==> flow/design.v <==
module fpadd_40(x_40,y_40,res_40,clk_40,rst_40);
input [31:0] x_40,y_40;				      
output [31:0] res_40;				 
input clk_40,rst_40;
parameter menw_40=45;             
reg sing_x_40,sing_y_40;	 
reg [7:0] exp_x_40, exp_y_40,exp_res_40;		 
reg [menw_40:0] mes_x_40, mes_y_40,mes_res_40,mes_medi_40;	 
reg zero_40_x,zero_40_y;	
reg signres;		                     
reg [31:0] resout_40;	 
integer int_exp_x,int_exp_y,int_exp_dif_40;	 
integer renorm_40,renorm_400,renorm_401,renorm_402,renorm_403,renorm_404,renorm_405;	 
parameter [menw_40:0] zero_40=0;
integer int_exp_dif_402,int_exp_dif_401,int_exp_dif_404,int_exp_dif_403,int_exp_dif_405,int_exp_dif_406,int_exp_dif_4000,int_exp_dif_400;
reg [menw_40:0] mes_y_402,mes_y_401,mes_y_403,mes_y_404;
reg [menw_40:0] mes_x_402,mes_x_401,mes_x_403,mes_x_404;
reg [menw_40:0] mes_res_401,mes_res_402,mes_res_403,mes_res_404,mes_res_4000,mes_res_400;
reg [7:0] exp_x_402,exp_x_401;
reg [7:0] exp_res_402,exp_res_401,exp_res_403,exp_res_404,exp_res_4000,exp_res_400;
reg sing_x_402,sing_x_401,sing_x_403;
reg sing_y_402,sing_y_401,sing_y_403;
reg signres2,signres1,signres3,signres4,signres5,signres6,signres00,signres0;
assign res_40=resout_40;
always @(*) begin
renorm_40=0;
  zero_40_x = (x_40[30:0]==0)?1:0;
  zero_40_y = (y_40[30:0]==0)?1:0;
  if( y_40[30:0] > x_40[30:0] ) begin
    exp_x_40 = y_40[30:23];
    exp_y_40 = x_40[30:23];
    sing_x_40 = y_40[31];
    sing_y_40 = x_40[31];
    mes_x_40 = (zero_40_y)?0:{ 2'b1, y_40[22:0],zero_40[menw_40:25]};
    mes_y_40 = (zero_40_x)?0:{ 2'b1, x_40[22:0],zero_40[menw_40:25]};
    signres=sing_x_40;
  end else begin
    sing_x_40 = x_40[31];
    sing_y_40 = y_40[31];
    exp_x_40 = x_40[30:23];
    exp_y_40 = y_40[30:23];
    mes_x_40 = (zero_40_x)?0:{ 2'b1, x_40[22:0],zero_40[menw_40:25]};
    mes_y_40 = (zero_40_y)?0:{ 2'b1, y_40[22:0],zero_40[menw_40:25]};
    signres=sing_x_40;
  end
  int_exp_x=exp_x_40;
  int_exp_y=exp_y_40;
  int_exp_dif_40=exp_x_40-exp_y_40;
int_exp_dif_402=int_exp_dif_401;
mes_y_402=mes_y_401;
mes_x_402=mes_x_401;
exp_x_402=exp_x_401;
sing_x_402=sing_x_401;
sing_y_402=sing_y_401;
signres2=signres1;
  if(int_exp_dif_402 > 24) begin
    exp_res_40=exp_x_402;
    mes_res_40=mes_x_402;
  end else begin
    exp_res_40=exp_x_402;
    mes_res_40=0;
    mes_y_402=(int_exp_dif_402[4])?{16'b0,mes_y_402[menw_40:16]}: {mes_y_402};
    mes_y_402=(int_exp_dif_402[3])?{ 8'b0,mes_y_402[menw_40:8 ]}: {mes_y_402};
    mes_y_402=(int_exp_dif_402[2])?{ 4'b0,mes_y_402[menw_40:4 ]}: {mes_y_402};
    mes_y_402=(int_exp_dif_402[1])?{ 2'b0,mes_y_402[menw_40:2 ]}: {mes_y_402};
    mes_y_402=(int_exp_dif_402[0])?{ 1'b0,mes_y_402[menw_40:1 ]}: {mes_y_402};
  end
mes_y_404=mes_y_403;
mes_x_404=mes_x_403;
mes_res_4000=mes_res_400;
exp_res_4000=exp_res_400;
signres00=signres0;
int_exp_dif_4000=int_exp_dif_400;
 if (int_exp_dif_4000 <=24) begin
    if(sing_x_403 == sing_y_403) 
       	mes_res_4000=mes_x_404+mes_y_404;
	 else mes_res_4000=mes_x_404-mes_y_404;
    if(mes_res_4000[menw_40]) begin
      mes_res_4000={1'b0,mes_res_4000[menw_40:1]};
      exp_res_4000=exp_res_4000+1;
    end
  end
mes_res_402=mes_res_401;
int_exp_dif_404=int_exp_dif_403;
signres4=signres3;
exp_res_402=exp_res_401;
renorm_403=renorm_402;
    if(mes_res_402[menw_40-1:menw_40-32]==0) begin 
	renorm_403[5]=1; mes_res_402={ 1'b0,mes_res_402[menw_40-33:0],32'b0 }; 
    end
    if(mes_res_402[menw_40-1:menw_40-16]==0) begin 
	renorm_403[4]=1; mes_res_402={ 1'b0,mes_res_402[menw_40-17:0],16'b0 }; 
    end
    if(mes_res_402[menw_40-1:menw_40-8]==0) begin 
	renorm_403[3]=1; mes_res_402={ 1'b0,mes_res_402[menw_40-9:0], 8'b0 }; 
    end
    if(mes_res_402[menw_40-1:menw_40-4]==0) begin 
	renorm_403[2]=1; mes_res_402={ 1'b0,mes_res_402[menw_40-5:0], 4'b0 }; 
    end
    if(mes_res_402[menw_40-1:menw_40-2]==0) begin 
	renorm_403[1]=1; mes_res_402={ 1'b0,mes_res_402[menw_40-3:0], 2'b0 }; 
    end
    if(mes_res_402[menw_40-1   ]==0) begin 
	renorm_403[0]=1; mes_res_402={ 1'b0,mes_res_402[menw_40-2:0], 1'b0 }; 
    end
mes_res_404=mes_res_403;
signres6=signres5;
renorm_405=renorm_404;
exp_res_404=exp_res_403;
int_exp_dif_406=int_exp_dif_405;
  if (int_exp_dif_406 <=60)
  begin
    if(mes_res_404 != 0) begin
      if(mes_res_404[menw_40-24:0]==0 && mes_res_404[menw_40-24]==1) begin
	if(mes_res_404[menw_40-11]==1) mes_res_404=mes_res_404+{1'b1,zero_40[menw_40-11:0]};
      end else begin
        mes_res_404=mes_res_404;
      end
      exp_res_404=exp_res_404-renorm_405;
      if(mes_res_404[menw_40-1]==0) begin
       exp_res_404=exp_res_404+1;
       mes_res_404={1'b0,mes_res_404[menw_40-1:1]};
      end
    end else begin
      exp_res_404=0;
      signres6=0;
    end
  end
resout_40={signres6,exp_res_404,mes_res_404[menw_40-2:menw_40-24]};
end
always @(posedge clk_40 or posedge rst_40)
begin
	if (rst_40) 
begin
int_exp_dif_401<=0;
mes_x_401<=0;
mes_y_401<= 0;
exp_x_401 <= 0;
sing_x_401<=0;
sing_y_401<=0;
signres1<=0;
renorm_401<=0;
mes_y_403 <= 0;
mes_x_403 <= 0;
sing_x_403 <= 0;
sing_y_403 <= 0;
mes_res_400 <= 0;
renorm_400 <= 0;
signres0 <= 0;
int_exp_dif_400 <= 0;
exp_res_400 <= 0;
mes_res_401 <= 0;
int_exp_dif_403<= 0;
signres3 <= 0;
exp_res_401<= 0;
renorm_402 <= 0;
mes_res_403<=  0;
signres5<= 0;
renorm_404<= 0;
exp_res_403<= 0;
int_exp_dif_405 <= 0;
end
	else begin
	int_exp_dif_401<= int_exp_dif_40;
	mes_x_401<= mes_x_40;
	mes_y_401<= mes_y_40;
	exp_x_401 <= exp_x_40;
	sing_x_401<= sing_x_40;
	sing_y_401<= sing_y_40;
	signres1<= signres;
	renorm_401<= renorm_40;
	mes_y_403 <= mes_y_402;
	mes_x_403 <= mes_x_402;
	sing_x_403 <= sing_x_402;
	sing_y_403 <= sing_y_402;
	mes_res_400 <= mes_res_40;
	renorm_400 <= renorm_401;
	signres0 <= signres2;
	int_exp_dif_400 <= int_exp_dif_402;
	exp_res_400 <= exp_res_40;
	mes_res_401 <= mes_res_4000;
	int_exp_dif_403<= int_exp_dif_4000;
	signres3 <= signres00;
	exp_res_401<= exp_res_4000;
	renorm_402 <= renorm_400;
	mes_res_403 <= mes_res_402;
	signres5 <= signres4;
	renorm_404 <= renorm_403;
	exp_res_403 <= exp_res_402;
	int_exp_dif_405 <= int_exp_dif_404;
	end
end
endmodule
# From RTL to reports: fpadd_40
# Each step is given for the RTL above and for the edited RTL.
# Lines under "orig" count in the file above, lines under "edited" in the edited file.
# "change": "edited" minus "orig" as printed here. "change_rel_pct": 100 x difference / "orig".
# Cell names lack the library's common part.
# A cell with - has no value.
[design]
design = "fpadd_40"
clock = "clk_40"
lib = "sky130hd"
corner = "tt_025C_1v80"

# Edit of the RTL
# Unified diff, file above to edited file.
# The edit is scripted: it alters the design's behaviour and was not made to optimise anything.
# begin of diff
@@ -3,5 +3,5 @@
 output [31:0] res_40;				 
 input clk_40,rst_40;
-parameter menw_40=45;             
+parameter menw_40=56;             
 reg sing_x_40,sing_y_40;	 
 reg [7:0] exp_x_40, exp_y_40,exp_res_40;		 
# end of diff

# After elaboration
# Counts by Yosys on the flattened word-level netlist (proc, flatten, opt, wreduce; memories kept). Register bits leave out memories and registers merged into their read ports (data or address); mux counts leave out enables and synchronous resets folded into registers. Print and check cells are left out. Cells with the same type and inputs are merged into one.
[classes]
columns = ["item", "orig", "edited", "change", "change_rel_pct"]
rows = [
  ["addsub", 7, 7, 0, 0.00],
  ["n_cmp", 4, 4, 0, 0.00],
  ["n_eq", 1, 1, 0, 0.00],
  ["n_mux", 47, 47, 0, 0.00],
  ["n_reduce_logical", 10, 10, 0, 0.00],
]
[ops]
columns = ["op", "orig", "edited", "change", "change_rel_pct"]
rows = [
  ["2-to-1 mux 45 bit", 16, 0, -16, -100.00],
  ["2-to-1 mux 56 bit", 0, 16, 16, "-"],
  ["2-to-1 mux 46 bit", 9, 0, -9, -100.00],
  ["2-to-1 mux 57 bit", 0, 9, 9, "-"],
  ["2-to-1 mux 44 bit", 3, 0, -3, -100.00],
  ["2-to-1 mux 55 bit", 0, 3, 3, "-"],
  ["adder 45 x 36 -> 45 bit (second input constant)", 1, 0, -1, -100.00],
  ["adder 45 x 46 -> 46 bit", 1, 0, -1, -100.00],
  ["logical NOT 22 bit", 1, 0, -1, -100.00],
  ["nonzero test 46 bit", 1, 0, -1, -100.00],
  ["subtractor 45 x 46 -> 46 bit", 1, 0, -1, -100.00],
  ["adder 56 x 47 -> 56 bit (second input constant)", 0, 1, 1, "-"],
  ["adder 56 x 57 -> 57 bit", 0, 1, 1, "-"],
  ["logical NOT 33 bit", 0, 1, 1, "-"],
  ["nonzero test 57 bit", 0, 1, 1, "-"],
  ["subtractor 56 x 57 -> 57 bit", 0, 1, 1, "-"],
]
# Unchanged operator kinds not shown: 17.
[word_totals]
columns = ["item", "orig", "edited", "change", "change_rel_pct"]
rows = [
  ["reg_bits", 399, 476, 77, 19.30],
  ["in_bits", 66, 66, 0, 0.00],
  ["output_inout_bits", 32, 32, 0, 0.00],
  ["wordCells", 91, 91, 0, 0.00],
]

# Longest topological paths
# Yosys ltp: most cells in a row. Word level: on the elaborated netlist, between registers, memories and ports. Mapped: between sequential cells and ports; inverters and the memories' decode and read muxes count.
[logic_depth]
columns = ["item", "orig", "edited", "change", "change_rel_pct"]
rows = [
  ["word_depth", 11, 11, 0, 0.00],
  ["abc_area", "0", "0", "-", "-"],
  ["mapped_depth", 23, 22, -1, -4.35],
  ["mapped_depth_nobuf", 22, 20, -2, -9.09],
]

# Mapped cells and area
# Source: synth_stat.txt of the flow (Yosys; design flattened, memories mapped). It holds for the ABC_AREA given above (unset counts as 0); a run with the other value may have another netlist.
[synth_totals]
columns = ["item", "orig", "edited", "change", "change_rel_pct"]
rows = [
  ["stdcells", 2002, 2331, 329, 16.43],
  ["area_um2", 18610.3, 21410.5, 2800.2, 15.05],
  ["sequential_area_um2", 7782.5, 8583.2, 800.7, 10.29],
  ["ffs", 311, 343, 32, 10.29],
  ["n_buf", 115, 140, 25, 21.74],
]
[by_type]
columns = ["cell", "orig", "edited", "change", "change_rel_pct"]
rows = [
  ["nor2_1", 171, 239, 68, 39.77],
  ["nand3_1", 19, 66, 47, 247.37],
  ["nor3_1", 31, 67, 36, 116.13],
  ["dfrtp_1", 311, 343, 32, 10.29],
  ["mux2i_1", 168, 139, -29, -17.26],
  ["mux2_2", 53, 77, 24, 45.28],
  ["mux2_1", 0, 19, 19, "-"],
  ["a31oi_1", 11, 28, 17, 154.55],
  ["nor2b_1", 34, 18, -16, -47.06],
  ["and3_1", 7, 19, 12, 171.43],
  ["clkbuf_1", 80, 90, 10, 12.50],
  ["a221oi_1", 16, 6, -10, -62.50],
  ["buf_2", 13, 23, 10, 76.92],
  ["buf_1", 14, 6, -8, -57.14],
  ["a221o_1", 4, 12, 8, 200.00],
  ["o21ai_0", 202, 195, -7, -3.47],
  ["a22oi_1", 10, 17, 7, 70.00],
  ["buf_6", 3, 10, 7, 233.33],
]
# Unchanged cell types not shown: 11.
# Not every row of either side is listed.

# Path before layout
# Path of least setup slack by OpenSTA after synthesis, without wires, with an ideal clock, recovery checks aside; 20% of the period is set as input and as output delay. Where synthesis merged equal registers, the netlist keeps one of their names.
[synth_timing]
columns = ["item", "orig", "edited", "change", "change_rel_pct"]
rows = [
  ["path_kind", "reg2reg", "reg2reg", "-", "-"],
  ["startpoint", "register mes_y_403[3]", "register mes_y_403[22]", "-", "-"],
  ["endpoint", "register mes_res_401[43]", "register mes_res_401[44]", "-", "-"],
  ["clock_period_ps", 5000, 5000, 0, 0.00],
  ["setup_time_ps", 83, 126, 43, "-"],
  ["t_first_pin_ps", 0, 0, 0, "-"],
  ["arrival_ps", 4898, 5178, 280, 5.72],
  ["t_required_ps", 4917, 4874, -43, -0.87],
  ["path_slack_ps", 19, -304, -323, "-"],
  ["path_delay_ps", 4981, 5304, 323, 6.48],
  ["stages", 22, 22, 0, 0.00],
  ["path_buffers", 2, 1, -1, -50.00],
  ["synth_period_reached_ps", 4981, 5304, 323, 6.48],
]
# "path_delay_ps" = arrival - input delay + setup time.
# "stages" counts driving pins, that of a launching flip-flop among them; a cell with two outputs on the path counts twice.
# "synth_period_reached_ps" is the clock period less the worst setup slack; recovery checks do not enter. This is arithmetic on one report: input and output delays are still those of the set period (20% each).
# The rows between start and end are the longest chain of elaborated cells between them; the timing report does not say that the signal goes this way. Where chains are equally long, one stands for them.
# A line is the first line of the expression or statement that the cell stems from. Yosys adds cells for indexed reads and writes and turns some case tables into memories.
[synth_via_orig]
path_cell_list = "dfrtp_1 -> or4_1 -> nor4_1 -> nor2b_1 -> and2_1 -> nor2b_1 -> nor2b_1 -> nand2_1 -> o41ai_1 -> xnor2_1 -> ha_1 -> a21oi_1 -> nor2b_1 -> o21ai_0 -> a21o_1 -> a41oi_1 -> o2111a_1 -> a211oi_1 -> buf_2 -> buf_4 -> mux2_2 -> o21ai_0"
elab_chain_len = 5
cone_cells = 6
lines_between = 5
cone_classes = "add/sub (2); mux (4)"
[synth_rtl_orig]
columns = ["item", "line_no", "source"]
rows = [
  ["from (decl)", 16, "reg [menw_40:0] mes_y_402,mes_y_401,mes_y_403,mes_y_404;"],
  ["from (assign)", 143, "mes_y_403 <= 0;"],
  ["from (assign)", 172, "mes_y_403 <= mes_y_402;"],
  ["subtractor 45 x 46 -> 46 bit", 77, "else mes_res_4000=mes_x_404-mes_y_404;"],
  ["2-to-1 mux 46 bit", 75, "if(sing_x_403 == sing_y_403)"],
  ["2-to-1 mux 46 bit", 74, "if (int_exp_dif_4000 <=24) begin"],
  ["2-to-1 mux 45 bit", 78, "if(mes_res_4000[menw_40]) begin"],
  ["2-to-1 mux 46 bit", 74, ""],
  ["to (assign)", 152, "mes_res_401 <= 0;"],
  ["to (assign)", 181, "mes_res_401 <= mes_res_4000;"],
  ["to (decl)", 18, "reg [menw_40:0] mes_res_401,mes_res_402,mes_res_403,mes_res_404,mes_res_4000,mes_res_400;"],
]
[synth_via_edited]
path_cell_list = "dfrtp_1 -> or4_1 -> nand2b_1 -> nor3_2 -> nand4_1 -> or4_4 -> nor3_1 -> nand2_1 -> o41ai_1 -> xnor2_1 -> ha_1 -> and4_1 -> a221oi_1 -> o21ai_1 -> a21oi_1 -> o211a_1 -> o21bai_1 -> a21oi_1 -> xnor2_2 -> buf_2 -> nor2_1 -> a221o_1"
elab_chain_len = 5
cone_cells = 6
lines_between = 5
cone_classes = "add/sub (2); mux (4)"
[synth_rtl_edited]
columns = ["item", "line_no", "source"]
rows = [
  ["from (decl)", 16, "reg [menw_40:0] mes_y_402,mes_y_401,mes_y_403,mes_y_404;"],
  ["from (assign)", 143, "mes_y_403 <= 0;"],
  ["from (assign)", 172, "mes_y_403 <= mes_y_402;"],
  ["subtractor 56 x 57 -> 57 bit", 77, "else mes_res_4000=mes_x_404-mes_y_404;"],
  ["2-to-1 mux 57 bit", 75, "if(sing_x_403 == sing_y_403)"],
  ["2-to-1 mux 57 bit", 74, "if (int_exp_dif_4000 <=24) begin"],
  ["2-to-1 mux 56 bit", 78, "if(mes_res_4000[menw_40]) begin"],
  ["2-to-1 mux 57 bit", 74, ""],
  ["to (assign)", 152, "mes_res_401 <= 0;"],
  ["to (assign)", 181, "mes_res_401 <= mes_res_4000;"],
  ["to (decl)", 18, "reg [menw_40:0] mes_res_401,mes_res_402,mes_res_403,mes_res_404,mes_res_4000,mes_res_400;"],
]

# Timing after layout
# Path of least setup slack in the final report of the runs of set A (OpenROAD, finished layout, wires in). Where an end is a register, its clock arrival counts in the times.
# The report prints the path's times to 10 ps; the period is as set.
[layout_timing]
columns = ["item", "orig", "edited", "change", "change_rel_pct"]
rows = [
  ["path_kind", "reg2reg", "reg2reg", "-", "-"],
  ["startpoint", "register mes_y_403[17]", "register mes_y_403[22]", "-", "-"],
  ["endpoint", "register mes_res_401[41]", "register mes_res_401[27]", "-", "-"],
  ["clock_period_ps", 5000, 5000, 0, 0.00],
  ["setup_time_ps", 120, 90, -30, "-"],
  ["t_first_pin_ps", 540, 550, 10, 1.85],
  ["arrival_ps", 5350, 5720, 370, 6.92],
  ["t_required_ps", 5410, 5460, 50, 0.92],
  ["path_slack_ps", 60, -260, -320, "-"],
  ["stages", 21, 35, 14, 66.67],
  ["path_buffers", 2, 26, 24, 1200.00],
]
# The rows between start and end are the longest chain of elaborated cells between them; the timing report does not say that the signal goes this way. Where chains are equally long, one stands for them.
[layout_via_orig]
path_cell_list = "dfrtp_1 -> or4_4 -> or4b_4 -> or2_4 -> nor2_4 -> and2_4 -> and3_4 -> a21oi_2 -> xor2_1 -> ha_1 -> a21o_1 -> a21o_1 -> a21o_1 -> and2_4 -> o21ai_4 -> o31ai_4 -> a211oi_4 -> buf_6 -> buf_4 -> mux2_2 -> mux2_2"
elab_chain_len = 5
cone_cells = 6
lines_between = 5
cone_classes = "add/sub (2); mux (4)"
[layout_rtl_orig]
columns = ["item", "line_no", "source"]
rows = [
  ["from (decl)", 16, "reg [menw_40:0] mes_y_402,mes_y_401,mes_y_403,mes_y_404;"],
  ["from (assign)", 143, "mes_y_403 <= 0;"],
  ["from (assign)", 172, "mes_y_403 <= mes_y_402;"],
  ["subtractor 45 x 46 -> 46 bit", 77, "else mes_res_4000=mes_x_404-mes_y_404;"],
  ["2-to-1 mux 46 bit", 75, "if(sing_x_403 == sing_y_403)"],
  ["2-to-1 mux 46 bit", 74, "if (int_exp_dif_4000 <=24) begin"],
  ["2-to-1 mux 45 bit", 78, "if(mes_res_4000[menw_40]) begin"],
  ["2-to-1 mux 46 bit", 74, ""],
  ["to (assign)", 152, "mes_res_401 <= 0;"],
  ["to (assign)", 181, "mes_res_401 <= mes_res_4000;"],
  ["to (decl)", 18, "reg [menw_40:0] mes_res_401,mes_res_402,mes_res_403,mes_res_404,mes_res_4000,mes_res_400;"],
]
[layout_via_edited]
path_cell_list = "dfrtp_1 -> or4_4 -> nand2b_4 -> nor3_4 -> nand4_1 -> buf_4 -> buf_4 -> buf_4 -> buf_4 -> buf_4 -> buf_4 -> buf_4 -> buf_4 -> buf_4 -> buf_4 -> buf_4 -> buf_4 -> buf_4 -> buf_4 -> buf_4 -> buf_4 -> buf_4 -> buf_4 -> buf_4 -> buf_4 -> buf_4 -> buf_4 -> buf_4 -> buf_4 -> buf_4 -> buf_4 -> o21ai_2 -> xnor2_2 -> nor2_1 -> nor3_1"
elab_chain_len = 5
cone_cells = 6
lines_between = 5
cone_classes = "add/sub (2); mux (4)"
[layout_rtl_edited]
columns = ["item", "line_no", "source"]
rows = [
  ["from (decl)", 16, "reg [menw_40:0] mes_y_402,mes_y_401,mes_y_403,mes_y_404;"],
  ["from (assign)", 143, "mes_y_403 <= 0;"],
  ["from (assign)", 172, "mes_y_403 <= mes_y_402;"],
  ["subtractor 56 x 57 -> 57 bit", 77, "else mes_res_4000=mes_x_404-mes_y_404;"],
  ["2-to-1 mux 57 bit", 75, "if(sing_x_403 == sing_y_403)"],
  ["2-to-1 mux 57 bit", 74, "if (int_exp_dif_4000 <=24) begin"],
  ["2-to-1 mux 56 bit", 78, "if(mes_res_4000[menw_40]) begin"],
  ["2-to-1 mux 57 bit", 74, ""],
  ["to (assign)", 152, "mes_res_401 <= 0;"],
  ["to (assign)", 181, "mes_res_401 <= mes_res_4000;"],
  ["to (decl)", 18, "reg [menw_40:0] mes_res_401,mes_res_402,mes_res_403,mes_res_404,mes_res_4000,mes_res_400;"],
]

# Flow runs
# Runs of the flow (Yosys, OpenROAD) on both versions; the two runs of a pair have the same settings. The constraints put input and output delay at 20% of the set period each and load the outputs with 0.01 pF.
[flow_settings_set_A]
CORE_UTILIZATION = 40
period_ns = 5.0
CAP_MARGIN = 20
CORE_MARGIN = 2
SLEW_MARGIN = 20
[measured_set_A]
columns = ["item", "orig", "edited", "change", "change_rel_pct"]
rows = [
  ["synth_chip_area_um2", 18610.3, 21410.5, 2800.2, 15.05],
  ["die_footprint_um2", 48268.1, 55392.0, 7123.9, 14.76],
  ["cell_area_final_um2", 22391.5, 26253.9, 3862.4, 17.25],
  ["finish.utilization_pct", 48.4, 49.8, 1.4, "-"],
  ["setup_ws_ps", 64, -258, -322, "-"],
  ["tns_ps", 0, -8715, -8715, "-"],
  ["fin_hold_ws_ps", 341, 346, 5, "-"],
  ["power_mw", 14.550, 17.164, 2.614, 17.97],
  ["achieved_clock_period_ps", 4936, 5258, 322, 6.52],
]
[flow_settings_set_B]
ABC_AREA = 0
CAP_MARGIN = 5
CORE_UTILIZATION = 21
CTS_CLUSTER_SIZE = 85
GPL_ROUTABILITY_DRIVEN = 1
PLACE_DENSITY_LB_ADDON = 0.1
SLEW_MARGIN = 40
TNS_END_PERCENT = 65
period_ns = 8.87
CORE_MARGIN = 2
[measured_set_B]
columns = ["item", "orig", "edited", "change", "change_rel_pct"]
rows = [
  ["synth_chip_area_um2", 18610.3, 21410.5, 2800.2, 15.05],
  ["die_footprint_um2", 91016.9, 104526.0, 13509.1, 14.84],
  ["cell_area_final_um2", 22192.5, 25293.0, 3100.5, 13.97],
  ["finish.utilization_pct", 25.2, 24.9, -0.3, "-"],
  ["setup_ws_ps", 2422, 2025, -397, "-"],
  ["tns_ps", 0, 0, 0, "-"],
  ["fin_hold_ws_ps", 345, 345, 0, "-"],
  ["power_mw", 8.024, 9.030, 1.006, 12.54],
  ["achieved_clock_period_ps", 6448, 6845, 397, 6.16],
]
# By "achieved_clock_period_ps" is meant the clock period of the run minus its worst setup slack. This is arithmetic on one report: input and output delays are still those of the set period (20% each).
# By "power_mw" is meant OpenSTA's value without simulated activity: inputs other than the clock are taken to toggle once in ten clock periods, and the tool carries that through the logic.
